==> flow/design.v <==
		`timescale 1ns / 1ps
module lab4_2( 
              input wire      mode,
              input wire[2:0] opCode,
              input wire[3:0] value,
              input clk,
              input reset,
              output reg[9:0] result,
              output reg cacheFull,
              output reg invalidOp,
              output reg overflow);
	reg [2:0] opcode_array[0:31];
	reg [3:0] value_array[0:31];
	integer i;
	reg [10:0] counter;
	reg [10:0] counter2;
	reg [20:0] p0;
	reg [20:0] p1;
	reg [10:0] temp_for_p0_p1_change;	
	reg temp_for_bit_change;
	reg [6:0] PC;
	reg [6:0] begin_PC;
	reg flag;
    always @(posedge clk or posedge reset) begin 
		if(reset) begin
			for(i=0;i<32;i=i+1)begin
				opcode_array[i] = 0;
				value_array[i] = 0;
			end
		   invalidOp = 0;  
			cacheFull = 0;
			overflow = 0;
		   counter = 0;	  
		   counter2= 0;	  
		   p0 = 0;	  
		   p1 = 0;  
		   PC = 0;
		   flag = 0;
		   begin_PC = 0;
		   result = 0;
		end else begin
			if(mode == 1) begin 
				temp_for_p0_p1_change = p0;
			   if(opcode_array[PC] == 0) begin		  
					p0 = p0 + value_array[PC]; 			  
			   end
			   if(opcode_array[PC] == 1) begin
					p0 = p0 + p1 + value_array[PC];				  
			   end
			   if(opcode_array[PC] == 2) begin
					p0 = p0 * p1 + value_array[PC];					
			   end
			   if(opcode_array[PC] == 4) begin 
					counter2 = 0;
					for(i=0;i<10;i=i+1) begin			
						if(p0[i] == 1) counter2 = counter2 + 1; 						
					end			
					p0 = counter2;	  
			   end
			   if(opcode_array[PC] == 5) begin
					for(i=0;i<5;i=i+1) begin
						temp_for_bit_change = p0[i];			
						p0[i] = p0[9-i];			
						p0[9-i] = temp_for_bit_change;
					end
			   end
			   if(opcode_array[PC] == 6) begin					
					begin_PC = value_array[PC];
			   end
			   flag = 0;
			   for(i=10;i<21;i=i+1)begin				  
					if (p0[i] == 1) flag = 1;
					p0[i] = 0;
			   end
				if(flag == 0) begin		
					overflow = 0;	
				end	
				else begin	
					overflow = 1;	
				end
				PC = PC + 1;
				if(PC >= counter) begin  
					PC = begin_PC;			  
				end
				p1 = temp_for_p0_p1_change; 
				result = p0;
			end else begin 
				if(opCode == 3 || opCode == 7)begin	
					invalidOp = 1;	
				end else begin			
					invalidOp = 0;	
					if(counter > 31) begin		
						cacheFull = 1;		
					end else begin	
						opcode_array[counter] = opCode;	
						value_array[counter] = value;	
						counter = counter + 1;
					end
				end
			end
		end 		
    end
endmodule
; ---- Reports on lab4_2
; What the tools print for lab4_2, step after step.
; Line numbers count from 1 in the design file above.
; Operators: Yosys type, input widths -> output width; for muxes data width and select width s.
; Cell names lack the library's common part.
; The mark n/a stands for no value.
[setup]
design = lab4_2
clk_port = clk
cell_library = sky130hd
lib_corner = tt_025C_1v80

; ---- Word level
; Counts by Yosys on the flattened word-level netlist (proc, flatten, opt, wreduce). Print and check cells are left out. Cells with the same type and inputs are merged into one.
[bits]
ff_bits = 272
latch_bits = 0
mem_bits_rw = 0
mem_bits_ro = 0
clocked_rd_ports_x_width = 0
mem_count = 0
input_bits = 10
output_inout_bits = 13
[op_classes]
add_sub_neg = 15
mul = 1
div = 0
cmp = 2
eq_ne = 69
shifts = 0
muxes = 135
bitwise = 35
reduce_and_logical = 70
[op_table]
columns = op, n
row1 = $reduce_or 31->1, 32
row2 = $mux 11, 28
row3 = $mul 21x10->21, 1
row4 = $eq 5x5->1 const B, 32
row5 = $mux 4, 38
row6 = $mux 21, 7
row7 = $reduce_and 4->1, 32
row8 = $pmux 4 s32, 1
row9 = $add 11x1->11 const B, 10
row10 = $mux 3, 33
row11 = $pmux 3 s32, 1
row12 = $eq 5x4->1 const B, 16
row13 = $add 21x4->21, 2
row14 = $eq 5x3->1 const B, 8
row15 = $not 1->1, 35
row16 = $mux 1, 25
row17 = $add 21x10->21, 1
row18 = $eq 5x2->1 const B, 4
row19 = $mux 7, 2
row20 = $eq 3x3->1 const B, 4
row21 = $add 10x4->11, 1
row22 = $gt 11x5->1 const B, 1
row23 = $ge 7x11->1, 1
row24 = $eq 5x1->1 const B, 2
row25 = $logic_not 5->1, 2
row26 = $add 7x1->7 const B, 1
row27 = $eq 3x2->1 const B, 2
row28 = $reduce_and 3->1, 2
; Not listed: further kinds 3, cells in them 3.

; ---- Depth
; Depth = most cells in a row (Yosys ltp): at word level without a register or memory, in the mapped netlist without a sequential cell, where the memories' decode and read muxes count.
[depth]
ltp_word = 69
ABC_AREA = 0
mapped_depth = 63

; ---- After synthesis
; Yosys stat after the flow's synthesis: flattened, memories mapped to cells. It holds for the ABC_AREA given above (unset counts as 0); a run with the other value may have another netlist.
; Totals and module areas in this step are rounded.
[by_type]
columns = cell, n, area_total_um2
row1 = dfrtp_1, 272, 6.81E+03
row2 = mux2_2, 242, 2.73E+03
row3 = fa_1, 87, 1741.67
row4 = ha_1, 113, 1.41E+03
row5 = nand2_1, 172, 645.619
row6 = inv_1, 146, 548.026
row7 = a21oi_1, 83, 415.398
row8 = and2_1, 59, 369.104
row9 = xnor2_1, 42, 367.853
row10 = clkbuf_1, 82, 307.795
row11 = mux2i_1, 29, 290.278
row12 = nor2_1, 73, 274.013
row13 = a22oi_1, 32, 240.23
row14 = o21ai_0, 48, 240.23
row15 = nand3_1, 37, 185.178
row16 = a21o_1, 18, 135.13
row17 = o21bai_1, 18, 135.13
row18 = a22o_1, 14, 122.618
; Not listed: further types 86, cells in them 335.
[synth_totals]
stdcells = 1902
yosys_area_um2 = 20000
ffs = 272
buf_cells = 111

; ---- Worst setup path after synthesis
; Path of least setup slack by OpenSTA after synthesis, without wires, with an ideal clock, recovery checks aside; 20% of the period is set as input and as output delay. Where synthesis merged equal registers, the netlist keeps one of their names.
[synth_timing]
path_type = flip-flop to flip-flop
startpoint = reg PC[2]
endpoint = reg p0[4]
clock_period_ns = 12.5
arrival_ns = 12.900
setup_slack_ns = -0.519
path_delay_ns = 13.020
stages = 59
n_path_buf = 7
synth_period_reached_ns = 13.019
; "path_delay_ns" is the arrival time less input delay plus setup time.
; "stages": output pins that drive a net of the path, with the launching flip-flop's if there is one; two outputs of one cell count as two.
; "synth_period_reached_ns" is the clock period less the worst setup slack; recovery checks do not enter. This is arithmetic on one report: input and output delays are still those of the set period (20% each).
; Between the ends stands the longest chain of elaborated cells between them, by number of cells; it is not shown to be the way that was timed. Of several equally long chains one is given.
; Each line given opens the expression or statement behind the cell; cells for indexed reads and writes are added by Yosys, which also makes memories of some case tables.
; At most two assigning lines are given for a register; there are more.
[synth_between]
cell_sequence = dfrtp_1 > buf_4 > buf_2 > buf_1 > clkbuf_1 > buf_1 > and3_1 > ha_1 > buf_1 > nor3_1 > o211a_1 > nand3_1 > clkbuf_1 > nor2_1 > a31oi_1 > ha_1 > fa_1 > mux2i_1 > [... 23 more ...] > inv_1 > o311ai_0 > a21boi_0 > ha_1 > mux2i_1 > a21o_1 > inv_1 > ha_1 > nand2_1 > o21ai_0 > ha_1 > nand2_1 > xnor3_1 > or3_1 > or4_4 > a211oi_2 > and3b_1 > a31o_1
elab_chain_cells = 57
cells_between = 97
classes_between = 13 x add/sub; 1 x mul; 35 x eq/ne; 46 x mux; 2 x reduce/logical
[synth_rtl]
columns = element, line_no
row1 = start: declaration, 21  ; reg [6:0] PC;
row2 = start: assignment, 81  ; PC = PC + 1;
row3 = start: assignment, 83  ; PC = begin_PC;
row4 = $eq 5x5->1, 44  ; if(opcode_array[PC] == 0) begin
row5 = $pmux 3 s32, 44
row6 = $mux 3, 42  ; if(mode == 1) begin
row7 = $logic_not 3->1, 44
row8 = $mux 4, 44
row9 = $mux 4, 42
row10 = $add 10x4->11, 45  ; p0 = p0 + value_array[PC];
row11 = [... 43 more ...], n/a
row12 = $mux 11, 53  ; if(opcode_array[PC] == 4) begin
row13 = $mux 11, 42
row14 = $add 11x1->11, 56  ; if(p0[i] == 1) counter2 = counter2 + 1;
row15 = $mux 11, 56
row16 = $mux 21, 53
row17 = $mux 21, 42
row18 = $mux 1, 60  ; if(opcode_array[PC] == 5) begin
row19 = end: assignment, 58  ; p0 = counter2;
row20 = end: assignment, 63  ; p0[i] = p0[9-i];
row21 = end: declaration, 17  ; reg [20:0] p0;

; ---- Worst path after layout
; Path of least setup slack in the final report of job 1 (OpenROAD, finished layout, wires in). Where an end is a register, its clock arrival counts in the times.
[layout_timing]
path_type = flip-flop to flip-flop
startpoint = reg PC[2]
endpoint = reg p0[4]
clock_period_ns = 12.5
arrival_ns = 13.03
setup_slack_ns = -0.05
stages = 57
n_path_buf = 1
; Between the ends stands the longest chain of elaborated cells between them, by number of cells; it is not shown to be the way that was timed. Of several equally long chains one is given.
; At most two assigning lines are given for a register; there are more.
[layout_between]
cell_sequence = dfrtp_2 > buf_4 > mux2i_1 > o21ai_0 > a21oi_1 > nand4_1 > a221oi_2 > a31oi_2 > ha_1 > fa_2 > mux2i_1 > fa_1 > inv_1 > ha_1 > fa_1 > a21boi_2 > nor4_2 > nor2_2 > [... 21 more ...] > a21o_1 > inv_1 > ha_1 > nand2_1 > o21ai_0 > ha_1 > nand2_1 > o311ai_4 > ha_1 > mux2_2 > ha_1 > nand2_1 > a21o_1 > a41oi_1 > o22ai_2 > a211oi_2 > and3b_1 > a31o_1
elab_chain_cells = 57
cells_between = 97
classes_between = 13 x add/sub; 1 x mul; 35 x eq/ne; 46 x mux; 2 x reduce/logical
[layout_rtl]
columns = element, line_no
row1 = start: declaration, 21  ; reg [6:0] PC;
row2 = start: assignment, 81  ; PC = PC + 1;
row3 = start: assignment, 83  ; PC = begin_PC;
row4 = $eq 5x5->1, 44  ; if(opcode_array[PC] == 0) begin
row5 = $pmux 3 s32, 44
row6 = $mux 3, 42  ; if(mode == 1) begin
row7 = $logic_not 3->1, 44
row8 = $mux 4, 44
row9 = $mux 4, 42
row10 = $add 10x4->11, 45  ; p0 = p0 + value_array[PC];
row11 = [... 43 more ...], n/a
row12 = $mux 11, 53  ; if(opcode_array[PC] == 4) begin
row13 = $mux 11, 42
row14 = $add 11x1->11, 56  ; if(p0[i] == 1) counter2 = counter2 + 1;
row15 = $mux 11, 56
row16 = $mux 21, 53
row17 = $mux 21, 42
row18 = $mux 1, 60  ; if(opcode_array[PC] == 5) begin
row19 = end: assignment, 58  ; p0 = counter2;
row20 = end: assignment, 63  ; p0[i] = p0[9-i];
row21 = end: declaration, 17  ; reg [20:0] p0;

; Top module lab4_2; platform sky130hd; tools Yosys and OpenROAD; 4 stored runs in no particular order. Input and output delays are each 20% of the period that was set; the output load is 0.01 pF.
; "period_less_ws_ns" means the clock period less the worst setup slack. The figure is calculated, with input and output delays left at 20% of the set period.
; "critical_path_time_ns" is the time allowed to the run's worst setup path (the clock period less input and output delay, where it has them) less its slack. Clock arrival times count: a late capture clock shortens it, a late launch clock lengthens it.
; Results are given in rounded form.

[job 1: settings]
CELL_PAD_IN_SITES_DETAIL_PLACEMENT = 2
MAX_ROUTING_LAYER = met4
MIN_ROUTING_LAYER = met2
PLACE_DENSITY_LB_ADDON = 0.17
SETUP_SLACK_MARGIN = -0.6
SLEW_MARGIN = 35
period_ns = 12.5
CAP_MARGIN = 20
CORE_MARGIN = 2
CORE_UTILIZATION = 40
[job 1: results]
critical_path_time_ns = 12.55
critical_path_type = flip-flop to flip-flop
tns_ns = -0.055
setup_worst_slack_ns = -0.055
synth_area_um2 = 20000
util_frac = 0.46
total_die_area_um2 = 51000
holdWs_ns = 0.38
period_less_ws_ns = 12.555
final_stdcell_area_um2 = 22000

[job 2: settings]
CELL_PAD_IN_SITES_DETAIL_PLACEMENT = 1
CELL_PAD_IN_SITES_GLOBAL_PLACEMENT = 3
CORE_UTILIZATION = 71
CTS_CLUSTER_SIZE = 99
MIN_ROUTING_LAYER = met1
PLACE_DENSITY_LB_ADDON = 0.14
SETUP_SLACK_MARGIN = -0.51
period_ns = 13.6
CAP_MARGIN = 20
CORE_MARGIN = 2
SLEW_MARGIN = 20
[job 2: results]
outcome = stopped before the end: placement reported FLW-0024

[job 3: settings]
ABC_AREA = 0
CAP_MARGIN = 25
CORE_UTILIZATION = 64
CTS_CLUSTER_SIZE = 17
GPL_ROUTABILITY_DRIVEN = 1
GPL_TIMING_DRIVEN = 0
PLACE_DENSITY_LB_ADDON = 0.07
SETUP_SLACK_MARGIN = 2.13
period_ns = 7.23
CORE_MARGIN = 2
SLEW_MARGIN = 20
[job 3: results]
critical_path_time_ns = 12.31
critical_path_type = flip-flop to flip-flop
tns_ns = -44
setup_worst_slack_ns = -5.1
synth_area_um2 = 20000
util_frac = 0.77
total_die_area_um2 = 32000
holdWs_ns = 0.46
period_less_ws_ns = 12.315
final_stdcell_area_um2 = 23000

[job 4: settings]
CORE_UTILIZATION = 40
period_ns = 12.2
CAP_MARGIN = 20
CORE_MARGIN = 2
SLEW_MARGIN = 20
[job 4: results]
critical_path_time_ns = 12.06
critical_path_type = flip-flop to flip-flop
tns_ns = 0.000
setup_worst_slack_ns = 0.14
synth_area_um2 = 20000
util_frac = 0.46
total_die_area_um2 = 51000
holdWs_ns = 0.38
period_less_ws_ns = 12.062
final_stdcell_area_um2 = 23000
